==> flow/design.v <==
module multiplier_logic (
    input  wire        clk,
    input  wire        rst_n,
    input  wire [15:0] a,
    input  wire [15:0] b,
    output reg  [31:0] y
);
     reg[15:0] a_r1,a_r2,a_r3;
     reg[15:0] b_r1,b_r2,b_r3;
    wire [31:0] pp [0:15];
    assign pp[0] = b[0] ? (a << 0) : 32'd0;
    assign pp[1] = b[1] ? (a << 1) : 32'd0;
    assign pp[2] = b[2] ? (a << 2) : 32'd0;
    assign pp[3] = b[3] ? (a << 3) : 32'd0;
    assign pp[4] = b[4] ? (a << 4) : 32'd0;
    assign pp[5] = b[5] ? (a << 5) : 32'd0;
    assign pp[6] = b[6] ? (a << 6) : 32'd0;
    assign pp[7] = b[7] ? (a << 7) : 32'd0;
	 assign pp[8] = b[8] ? (a << 8) : 32'd0;
    assign pp[9] = b[9] ? (a << 9) : 32'd0;
    assign pp[10] = b[10] ? (a << 10) : 32'd0;
    assign pp[11] = b[11] ? (a << 11) : 32'd0;
    assign pp[12] = b[12] ? (a << 12) : 32'd0;
	 assign pp[13] = b[13] ? (a << 13) : 32'd0;
    assign pp[14] = b[14] ? (a << 14) : 32'd0;
    assign pp[15] = b[15] ? (a << 15) : 32'd0;
	 reg [31:0] s1_0, s1_1, s1_2, s1_3, s1_4, s1_5, s1_6, s1_7;
    reg [31:0] s2_0, s2_1, s2_2, s2_3;
    reg [31:0] s3_0, s3_1;
    reg [31:0] s4;
    always @(posedge clk) begin
        if (!rst_n) begin
		  a_r1 <= 32'd0;a_r2 <= 32'd0;a_r3<= 32'd0;
		  b_r1 <= 32'd0;b_r2 <= 32'd0;b_r3<= 32'd0;
		      s1_0 <= 32'd0;
				s1_1 <= 32'd0;
				s1_2 <= 32'd0;
				s1_3 <= 32'd0;
				s1_4 <= 32'd0;
				s1_5 <= 32'd0;
				s1_6 <= 32'd0;
				s1_7 <= 32'd0;
				s2_0 <= 32'd0;
				s2_1 <= 32'd0;
				s2_2 <= 32'd0;
				s2_3 <= 32'd0;
				s3_0 <= 32'd0;
				s3_1 <= 32'd0;
            y  <= 32'd0;
            s4 <= 32'd0;
        end else begin
		     a_r1<=a;
           a_r2<=a_r1; 
           a_r3<=a_r2; 
			  b_r1<=b;
			  b_r2<=b_r1;
			  b_r3<=b_r2;
            s1_0 <= pp[0] + pp[1];
            s1_1 <= pp[2] + pp[3];
            s1_2 <= pp[4] + pp[5];
            s1_3 <= pp[6] + pp[7];
            s1_4 <= pp[8] + pp[9];
            s1_5 <= pp[10] + pp[11];
            s1_6 <= pp[12] + pp[13];
            s1_7 <= pp[14] + pp[15];
            s2_0 <= s1_0 + s1_1;
            s2_1 <= s1_2 + s1_3;
            s2_2 <= s1_4 + s1_5;
            s2_3 <= s1_6 + s1_7;
				s3_0  <= s2_0 + s2_1;
				s3_1  <= s2_2 + s2_3;
				s4    <= s3_0 + s3_1; 
            y  <= s4;
        end
    end
endmodule
# Tool chain data of multiplier_logic
# Tool output for the design above, in the order of the flow.
# Line numbers count from 1 in the design file above.
# Library cell names are shortened.
# The mark n/a stands for no value.
# setup
top,multiplier_logic
clk_port,clk
cell_library,sky130hd
pvt_corner,tt_025C_1v80

# Word-level counts
# Counts by Yosys on the flattened word-level netlist (proc, flatten, opt, wreduce; memories kept). Register bits leave out memories and registers merged into their read ports (data or address); mux counts leave out enables and synchronous resets folded into registers. Print and check cells are left out. Cells with the same type and inputs are merged into one.
# word_totals
wordCells,47
out_inout_bits,32
in_bits,34
regBits,512
# classes
n_addsub,15
muxes,16
# ops
cell,n
32-bit adder,15
31-bit two-way mux,1
30-bit two-way mux,1
29-bit two-way mux,1
28-bit two-way mux,1
27-bit two-way mux,1
26-bit two-way mux,1
25-bit two-way mux,1
24-bit two-way mux,1
23-bit two-way mux,1
22-bit two-way mux,1
21-bit two-way mux,1
20-bit two-way mux,1
19-bit two-way mux,1
18-bit two-way mux,1
17-bit two-way mux,1
16-bit two-way mux,1

# Longest topological paths
# Longest topological path by Yosys (ltp), each cell counted once; first at word level (registers and memories cut), then after technology mapping (sequential cells cut; the memories' decode and read muxes count).
# depth
depth_word,2
ABC_AREA,0
ltp_mapped,11
ltp_nobuf,10

# Synthesis result
# The flow's flattened synthesis, as Yosys stat reports it; memories are mapped. The netlist is that of the ABC_AREA named above (0 if unset); the other value can give another one.
# synth_totals
ff_cells,341
cells,2475
buf_cells,76
area_mm2,0.0210202
seq_area_mm2,0.0068265
# types
cell,n,area_total_um2
dfxtp_1,341,6.83E+03
ha_1,236,2.95E+03
and2_1,335,2095.76
nor2_1,271,1.02E+03
a21oi_1,179,895.859
xnor2_1,91,797.014
xor2_1,82,718.189
o21ai_0,118,590.566
a21o_1,71,533.011
nand2_1,131,491.722
a211oi_1,42,315.302
fa_1,15,300.288
inv_1,70,262.752
clkbuf_1,69,258.998
nand2b_1,37,231.472
nor3_1,40,200.192
o21bai_1,25,187.68
nand3_1,37,185.178
# Not listed: further types 58, cells in them 285.

# Path before layout
# Path of least setup slack by OpenSTA after synthesis, without wires, with an ideal clock, recovery checks aside; 20% of the period is set as input and as output delay. Where synthesis merged equal registers, the netlist keeps one of their names.
# synth_timing
kind,input to register
from,in b[12]
to,reg s1_6[29]
arrival_time_ns,3.185
path_slack_ns,1.199
driving_pins,11
launch_ns,0.900
in_delay_ns,0.900
clock_period_ns,4.5
setup_time_ns,0.115
path_buffers,1
required_ns,4.385
path_delay_ns,2.400
period_less_setup_slack_ns,3.301
# "path_delay_ns" = arrival - input delay + setup time.
# "driving_pins": output pins that drive a net of the path, with the launching flip-flop's if there is one; two outputs of one cell count as two.
# "period_less_setup_slack_ns" = period - worst setup slack (recovery checks aside). The figure is calculated, with input and output delays left at 20% of the set period.
# Between the ends stands the longest chain of elaborated cells between them, by number of cells; it is not shown to be the way that was timed. Of several equally long chains one is given.
# A line is the first line of the expression or statement that the cell stems from. Yosys adds cells for indexed reads and writes and turns some case tables into memories.
# synth_between
path_cell_list,clkbuf_1 and2_1 ha_1 fa_1 a211oi_1 o21bai_1 a31oi_1 o31ai_1 o41ai_1 o21ai_0 and3_1
elab_chain_len,2
cone_cells,2
lines_between,2
classes_between,add/sub (1); mux (1)
# synth_lines
element,line_no,rtl
"start, declared",5,"input  wire [15:0] b,"
28-bit two-way mux,23,assign pp[12] = b[12] ? (a << 12) : 32'd0;
32-bit adder,64,s1_6 <= pp[12] + pp[13];
"end, assigned",41,s1_6 <= 32'd0;
"end, assigned",64,
"end, declared",27,"reg [31:0] s1_0, s1_1, s1_2, s1_3, s1_4, s1_5, s1_6, s1_7;"

# Path in the finished layout
# Path of least setup slack in the final report of job 1 (OpenROAD, finished layout, wires in). Where an end is a register, its clock arrival counts in the times.
# layout_timing
kind,register to register
from,reg s2_0[4]
to,reg s3_0[24]
launch_ns,0.58
arrival_time_ns,3.28
path_buffers,0
clock_period_ns,3.74
setup_time_ns,0.17
driving_pins,10
path_slack_ns,0.88
required_ns,4.16
# Between the ends stands the longest chain of elaborated cells between them, by number of cells; it is not shown to be the way that was timed. Of several equally long chains one is given.
# layout_between
path_cell_list,dfxtp_1 ha_1 inv_1 fa_1 nor2b_1 o31a_1 o31a_1 o2111ai_1 nand2_1 o311ai_1
elab_chain_len,1
cone_cells,1
lines_between,1
classes_between,add/sub (1)
# layout_lines
element,line_no,rtl
"start, declared",28,"reg [31:0] s2_0, s2_1, s2_2, s2_3;"
"start, assigned",43,s2_0 <= 32'd0;
"start, assigned",66,s2_0 <= s1_0 + s1_1;
32-bit adder,70,s3_0 <= s2_0 + s2_1;
"end, assigned",47,s3_0 <= 32'd0;
"end, assigned",70,
"end, declared",29,"reg [31:0] s3_0, s3_1;"

# Flow measurements of multiplier_logic on sky130hd: 5 stored runs with different settings, listed in no order. Input and output delays are each 20% of the period that was set; the output load is 0.01 pF.
# "worst_path_ns": the worst setup path's part of the clock period (all of it between registers, 20% less for each end at a port) less its slack. A launch clock that arrives late makes it longer, a capture clock that arrives late makes it shorter.
# "power.total_w" rests on the timing tool's default activity at the inputs, not on a simulated workload.
# Among the settings, . means not set for that run.
run name,CORE_ASPECT_RATIO,CORE_UTILIZATION,GPL_TIMING_DRIVEN,PLACE_DENSITY_LB_ADDON,SETUP_SLACK_MARGIN,SLEW_MARGIN,TNS_END_PERCENT,period_ns,CAP_MARGIN,CORE_MARGIN,MAX_ROUTING_LAYER,ABC_AREA,CELL_PAD_IN_SITES_DETAIL_PLACEMENT,final_setup_ws_ns,post_route_util_frac,die_mm2,total_negative_slack_ns,worst_path_ns,critical_path_type,power.total_w,timing.hold.ws_ns,post_route_stdcell_area_mm2,synth_area_mm2
job 1,1.9,34,0,0.29,0.83,0,90,3.74,20,2,.,.,.,0.882,0.399,0.0639318,0.000,2.86,register to register,0.009973,0.435,0.0243696,0.0210202
job 2,.,40,.,.,.,20,45,4.5,20,5,met4,.,.,0.679,0.454,0.0572358,0.000,2.92,input to register,0.008398,0.429,0.0237766,0.0210202
job 3,.,40,0,.,.,20,45,4.5,20,5,met4,1,1,1.084,0.446,0.0654081,0.000,2.52,input to register,0.008806,0.410,0.0267907,0.0241569
job 4,.,39,.,.,.,20,.,3.82,20,2,.,.,.,0.296,0.458,0.0557715,0.000,2.76,input to register,0.010142,0.429,0.0245648,0.0210202
job 5,.,40,.,.,.,20,.,3.07,20,2,.,.,.,0.030,0.495,0.0544009,0.000,2.43,input to register,0.013211,0.405,0.0258573,0.0210202
